==> flow/design.v <==
module averager
    #(parameter int
        power = 8,  
        N = 12)     
    (
        input logic clk,
        reset,
        EN,
        input logic [N-1:0] Din,    
        output logic [N-1:0] Q      
    );
    logic [N-1:0] REG_ARRAY [2**power:1];
    logic [power+N-1:0] sum;
    assign Q = sum[power+N-1:power];
    always_ff @(posedge clk) begin
        if (reset) begin
            sum <= 0;
            for (int j = 1; j <= 2**power; j++) begin
                REG_ARRAY[j] <= 0;
            end
        end
        else if (EN) begin
            sum <= sum + Din - REG_ARRAY[2**power];
            for (int j = 2**power; j > 1; j--) begin
                REG_ARRAY[j] <= REG_ARRAY[j-1];
            end
            REG_ARRAY[1] <= Din;
        end
    end
endmodule
module adc_processing #(
    parameter int SCALING_FACTOR = 310866,
    parameter int SHIFT_FACTOR   = 19,
    parameter int NEGATIVE_FACTOR = 12
) (
    input  logic        clk,
    input  logic        reset,
    input  logic        ready,
    input  logic [15:0] data,
    output logic [15:0] ave_data,
    output logic [15:0] scaled_adc_data
);
    localparam int SCALING_FACTOR_WIDTH = $clog2(SCALING_FACTOR) + 1;
    localparam int INTERMEDIATE_WIDTH = 16 + SCALING_FACTOR_WIDTH;
    logic [INTERMEDIATE_WIDTH-1:0] scaled_adc_data_temp; 
    logic [15:0] scaled_adc_data_pipe;
    averager #(
        .power(8),  
        .N(16)      
    ) AVERAGER (
        .reset(reset),
        .clk(clk),
        .EN(ready),
        .Din(data),
        .Q(ave_data)
    );
    always_ff @(posedge clk) begin
        if (reset) begin
            scaled_adc_data <= 0;
            scaled_adc_data_temp <= 0;
            scaled_adc_data_pipe <= 0;
        end
        else if (ready) begin
            scaled_adc_data_temp <= ave_data * SCALING_FACTOR;             
            scaled_adc_data_pipe <= scaled_adc_data_temp >> SHIFT_FACTOR;  
            scaled_adc_data      <= scaled_adc_data_pipe - 12;             
        end                                                
    end                                                    
endmodule
# ---- From RTL to reports: adc_processing
# Tool output for the design above before and after an edit, in the order of the flow.
# Lines under "orig" count in the file above, lines under "edited" in the edited file.
# "delta": "edited" minus "orig" as printed here. "rel_change_pct": 100 x difference / "orig".
# Operators carry their Yosys type and port widths (W data, S select, Z words).
# Cell names lack the library's common part.
# A cell with - has no value.
dict set report inputs {
  design {adc_processing}
  clock {clk}
  lib {sky130hd}
  corner {tt_025C_1v80}
}

# ---- Diff
# The edit as a unified diff against the file above.
# This change comes from a script, not from a designer. The edited design behaves differently; no optimisation was intended.
# begin of diff
@@ -30,5 +30,5 @@
 endmodule
 module adc_processing #(
-    parameter int SCALING_FACTOR = 310866,
+    parameter int SCALING_FACTOR = 233150,
     parameter int SHIFT_FACTOR   = 19,
     parameter int NEGATIVE_FACTOR = 12
# end of diff

# ---- After elaboration
# Source: Yosys, flattened and elaborated. Widths are those after wreduce; folded enables and synchronous resets count as part of the registers. Registers that Yosys merges into a memory's read port (data or address) are not register bits. Print and check cells do not count. Equal cells are merged and count once.
# element orig edited delta rel_change_pct
set bits {}
lappend bits {register_bits 4186 4186 0 0.00}
lappend bits {out_inout_bits 32 32 0 0.00}
# element orig edited delta rel_change_pct
set classes {}
lappend classes {add_sub_neg 3 3 0 0.00}
lappend classes {n_mul 1 1 0 0.00}
# op orig edited delta rel_change_pct
set ops {}
lappend ops {{$mul A16 B18 Y34 const B} 1 0 -1 -100.00}
lappend ops {{$mul A16 B17 Y33 const B} 0 1 1 -}
# Operator kinds equal on both sides are left out: 3.

# ---- Longest topological paths
# Depth = most cells in a row (Yosys ltp): at word level without a register or memory, in the mapped netlist without a sequential cell, where the memories' decode and read muxes count.
# element orig edited delta rel_change_pct
set logic_depth {}
lappend logic_depth {depth_word 2 2 0 0.00}
lappend logic_depth {abc_area 0 0 - -}
lappend logic_depth {ltp_mapped 18 21 3 16.67}
lappend logic_depth {ltp_nobuf 18 20 2 11.11}

# ---- After synthesis
# Yosys stat after the flow's synthesis: flattened, memories mapped to cells. It holds for the ABC_AREA given above (unset counts as 0); a run with the other value may have another netlist.
# element orig edited delta rel_change_pct
set mapped {}
lappend mapped {stdcells 14248 14314 66 0.46}
lappend mapped {yosys_area_um2 151392.7 152246.0 853.3 0.56}
lappend mapped {ff_cells 4168 4166 -2 -0.05}
# cell orig edited delta rel_change_pct
set types {}
lappend types {buf_2 129 414 285 220.93}
lappend types {clkbuf_1 677 436 -241 -35.60}
lappend types {inv_1 206 261 55 26.70}
lappend types {buf_1 132 84 -48 -36.36}
lappend types {fa_1 104 123 19 18.27}
lappend types {o21ai_0 26 44 18 69.23}
lappend types {nand2_1 39 53 14 35.90}
lappend types {a21o_1 28 16 -12 -42.86}
lappend types {o21ai_1 12 5 -7 -58.33}
lappend types {a21oi_1 52 46 -6 -11.54}
lappend types {a211oi_1 21 15 -6 -28.57}
lappend types {nor3_1 11 5 -6 -54.55}
lappend types {o22ai_1 5 1 -4 -80.00}
lappend types {mux2i_1 4131 4128 -3 -0.07}
lappend types {xnor2_1 21 24 3 14.29}
lappend types {nand4_1 11 8 -3 -27.27}
lappend types {o211ai_1 6 9 3 50.00}
lappend types {o21bai_1 4 7 3 75.00}
# Cell types equal on both sides are left out: 15.
# The list need not be complete.
# The figures by module come from a second, unflattened synthesis with its own total; it is not the netlist above.
# element orig edited delta rel_change_pct
set unflattened {}
lappend unflattened {hier_cells 14279 14334 55 0.39}
lappend unflattened {hier_area_um2 151863.1 152374.9 511.8 0.34}
# Each row is one instance without its submodules.
# module instances n_cells mod_area_um2 mod_seq_area_um2
set by_module_orig {}
lappend by_module_orig {averager 1 13565 145064.1 82479.1}
lappend by_module_orig {adc_processing 1 714 6799.0 960.9}
# module instances n_cells mod_area_um2 mod_seq_area_um2
set by_module_edited {}
lappend by_module_edited {averager 1 13565 145064.1 82479.1}
lappend by_module_edited {adc_processing 1 769 7310.8 920.9}

# ---- Timing after synthesis
# Path of least setup slack by OpenSTA after synthesis, without wires, with an ideal clock, recovery checks aside; 20% of the period is set as input and as output delay. Where synthesis merged equal registers, the netlist keeps one of their names.
# element orig edited delta rel_change_pct
set synth_timing {}
lappend synth_timing {path_kind {register to register} {register to register} - -}
lappend synth_timing {start {reg AVERAGER.sum[13]} {reg AVERAGER.sum[18]} - -}
lappend synth_timing {end {reg scaled_adc_data_temp[28]} {reg scaled_adc_data_temp[29]} - -}
lappend synth_timing {tclk_ps 10000 10000 0 0.00}
lappend synth_timing {setup_ps 128 117 -11 -}
lappend synth_timing {launch_ps 0 0 0 -}
lappend synth_timing {t_arrival_ps 5534 5542 8 0.14}
lappend synth_timing {setup_slack_ps 4338 4341 3 -}
lappend synth_timing {delay_ps 5662 5659 -3 -0.05}
lappend synth_timing {path_stages 19 19 0 0.00}
lappend synth_timing {n_path_buf 0 1 1 -}
lappend synth_timing {period_less_setup_slack_ps 5662 5659 -3 -0.05}
# "delay_ps" = arrival - input delay + setup time.
# "path_stages": output pins that drive a net of the path, with the launching flip-flop's if there is one; two outputs of one cell count as two.
# "period_less_setup_slack_ps" = period - worst setup slack (recovery checks aside). The figure is calculated, with input and output delays left at 20% of the set period.
# Between the ends stands the longest chain of elaborated cells between them, by number of cells; it is not shown to be the way that was timed. Of several equally long chains one is given.
# Each line given opens the expression or statement behind the cell; cells for indexed reads and writes are added by Yosys, which also makes memories of some case tables.
dict set report synth_between_orig {
  path_cell_list {dfxtp_1 fa_1 xor2_1 ha_1 or2_2 fa_1 fa_1 fa_1 inv_1 fa_1 inv_1 ha_1 and2_2 a2111o_1 a31o_1 o221a_4 a221oi_2 xor2_1 o21ai_1}
  elab_chain_len 1
  cells_between 1
  classes_between {mul: 1}
}
# element line_no
set synth_rtl_orig {}
lappend synth_rtl_orig {{start, declared} 13} ;# logic [power+N-1:0] sum;
lappend synth_rtl_orig {{start, assigned} 17} ;# sum <= 0;
lappend synth_rtl_orig {{start, assigned} 23} ;# sum <= sum + Din - REG_ARRAY[2**power];
lappend synth_rtl_orig {{$mul A16 B18 Y34} 64} ;# scaled_adc_data_temp <= ave_data * SCALING_FACTOR;
lappend synth_rtl_orig {{end, assigned} 60} ;# scaled_adc_data_temp <= 0;
lappend synth_rtl_orig {{end, assigned} 64}
dict set report synth_between_edited {
  path_cell_list {dfxtp_1 fa_1 inv_1 fa_1 inv_1 fa_1 fa_1 fa_1 inv_1 fa_1 inv_1 ha_1 and2_1 buf_6 a41oi_1 o21ai_1 o21a_1 or3_1 a32o_1}
  elab_chain_len 1
  cells_between 1
  classes_between {mul: 1}
}
# element line_no
set synth_rtl_edited {}
lappend synth_rtl_edited {{start, declared} 13} ;# logic [power+N-1:0] sum;
lappend synth_rtl_edited {{start, assigned} 17} ;# sum <= 0;
lappend synth_rtl_edited {{start, assigned} 23} ;# sum <= sum + Din - REG_ARRAY[2**power];
lappend synth_rtl_edited {{$mul A16 B17 Y33} 64} ;# scaled_adc_data_temp <= ave_data * SCALING_FACTOR;
lappend synth_rtl_edited {{end, assigned} 60} ;# scaled_adc_data_temp <= 0;
lappend synth_rtl_edited {{end, assigned} 64}
lappend synth_rtl_edited {{end, declared} 45} ;# logic [INTERMEDIATE_WIDTH-1:0] scaled_adc_data_temp;

# ---- Timing after layout
# From the final timing report of the runs of pair 1: the path of least setup slack in the routed layout; clock arrival at registers is part of the times.
# The report prints the path's times to 10 ps; the period is as set.
# element orig edited delta rel_change_pct
set layout_timing {}
lappend layout_timing {path_kind {register to register} {register to register} - -}
lappend layout_timing {start {reg AVERAGER.sum[12]} {reg AVERAGER.sum[16]} - -}
lappend layout_timing {end {reg scaled_adc_data_temp[22]} {reg scaled_adc_data_temp[29]} - -}
lappend layout_timing {tclk_ps 6290 6290 0 0.00}
lappend layout_timing {setup_ps 90 100 10 -}
lappend layout_timing {launch_ps 900 910 10 1.11}
lappend layout_timing {t_arrival_ps 6560 6680 120 1.83}
lappend layout_timing {setup_slack_ps 560 410 -150 -}
lappend layout_timing {path_stages 19 18 -1 -5.26}
lappend layout_timing {n_path_buf 0 1 1 -}
# Between the ends stands the longest chain of elaborated cells between them, by number of cells; it is not shown to be the way that was timed. Of several equally long chains one is given.
dict set report layout_between_orig {
  path_cell_list {dfxtp_1 fa_1 inv_1 fa_1 inv_1 fa_1 fa_1 fa_1 inv_1 fa_1 inv_1 ha_1 o21ai_0 a21oi_1 o2111ai_1 a21oi_1 a211oi_1 or4b_2 o311ai_1}
  elab_chain_len 1
  cells_between 1
  classes_between {mul: 1}
}
# element line_no
set layout_rtl_orig {}
lappend layout_rtl_orig {{start, declared} 13} ;# logic [power+N-1:0] sum;
lappend layout_rtl_orig {{start, assigned} 17} ;# sum <= 0;
lappend layout_rtl_orig {{start, assigned} 23} ;# sum <= sum + Din - REG_ARRAY[2**power];
lappend layout_rtl_orig {{$mul A16 B18 Y34} 64} ;# scaled_adc_data_temp <= ave_data * SCALING_FACTOR;
lappend layout_rtl_orig {{end, assigned} 60} ;# scaled_adc_data_temp <= 0;
lappend layout_rtl_orig {{end, assigned} 64}
dict set report layout_between_edited {
  path_cell_list {dfxtp_1 fa_1 fa_1 fa_1 fa_1 fa_1 inv_1 fa_1 inv_1 ha_1 a21oi_1 o21ai_1 a41oi_1 buf_4 o21ai_1 o21a_1 or3_1 a32o_1}
  elab_chain_len 1
  cells_between 1
  classes_between {mul: 1}
}
# element line_no
set layout_rtl_edited {}
lappend layout_rtl_edited {{start, declared} 13} ;# logic [power+N-1:0] sum;
lappend layout_rtl_edited {{start, assigned} 17} ;# sum <= 0;
lappend layout_rtl_edited {{start, assigned} 23} ;# sum <= sum + Din - REG_ARRAY[2**power];
lappend layout_rtl_edited {{$mul A16 B17 Y33} 64} ;# scaled_adc_data_temp <= ave_data * SCALING_FACTOR;
lappend layout_rtl_edited {{end, assigned} 60} ;# scaled_adc_data_temp <= 0;
lappend layout_rtl_edited {{end, assigned} 64}
lappend layout_rtl_edited {{end, declared} 45} ;# logic [INTERMEDIATE_WIDTH-1:0] scaled_adc_data_temp;

# ---- Measured runs
# Both versions went through the flow (Yosys, OpenROAD) with the same settings in each pair. Constraints: input delay and output delay 20% of the set period each, output load 0.01 pF.
dict set report flow_settings_pair_1 {
  CORE_UTILIZATION 50
  PLACE_DENSITY 0.6
  period_ns 6.29
  CAP_MARGIN 20
  CORE_MARGIN 2
  SLEW_MARGIN 20
}
# element orig edited delta rel_change_pct
set results_pair_1 {}
lappend results_pair_1 {ys_area_um2 151392.7 152246.0 853.3 0.56}
lappend results_pair_1 {final_die_area_um2 307204.0 308919.0 1715.0 0.56}
lappend results_pair_1 {final_cell_area_um2 169869.0 169755.0 -114.0 -0.07}
lappend results_pair_1 {util_pct 56.2 56.1 -0.1 -}
lappend results_pair_1 {setup_worst_slack_ps 559 413 -146 -}
lappend results_pair_1 {tns_ps 0 0 0 -}
lappend results_pair_1 {final_hold_ws_ps 439 457 18 -}
lappend results_pair_1 {power_total_uw 66884 68523 1639 2.45}
lappend results_pair_1 {achieved_clock_period_ps 5731 5877 146 2.55}
dict set report flow_settings_pair_2 {
  ABC_AREA 1
  CORE_UTILIZATION 60
  CTS_CLUSTER_SIZE 26
  GPL_ROUTABILITY_DRIVEN 1
  GPL_TIMING_DRIVEN 1
  MIN_ROUTING_LAYER {met1}
  PLACE_DENSITY_LB_ADDON 0.15
  SETUP_SLACK_MARGIN 1.19
  SLEW_MARGIN 35
  TNS_END_PERCENT 40
  period_ns 6.47
  CAP_MARGIN 20
  CORE_MARGIN 2
}
# element orig edited delta rel_change_pct
set results_pair_2 {}
lappend results_pair_2 {ys_area_um2 150180.3 151157.5 977.2 0.65}
lappend results_pair_2 {final_die_area_um2 254318.0 255960.0 1642.0 0.65}
lappend results_pair_2 {final_cell_area_um2 164398.0 165253.0 855.0 0.52}
lappend results_pair_2 {util_pct 66.1 65.9 -0.2 -}
lappend results_pair_2 {setup_worst_slack_ps 1413 1398 -15 -}
lappend results_pair_2 {tns_ps 0 0 0 -}
lappend results_pair_2 {final_hold_ws_ps 424 400 -24 -}
lappend results_pair_2 {power_total_uw 67397 71295 3898 5.78}
lappend results_pair_2 {achieved_clock_period_ps 5057 5072 15 0.30}
# "achieved_clock_period_ps" is the run's clock period less its worst setup slack. It is reckoned from that one timing run; input and output delays stay at 20% of the period that was set.
# "power_total_uw": no workload was simulated; the value follows from the tool's default switching activity.
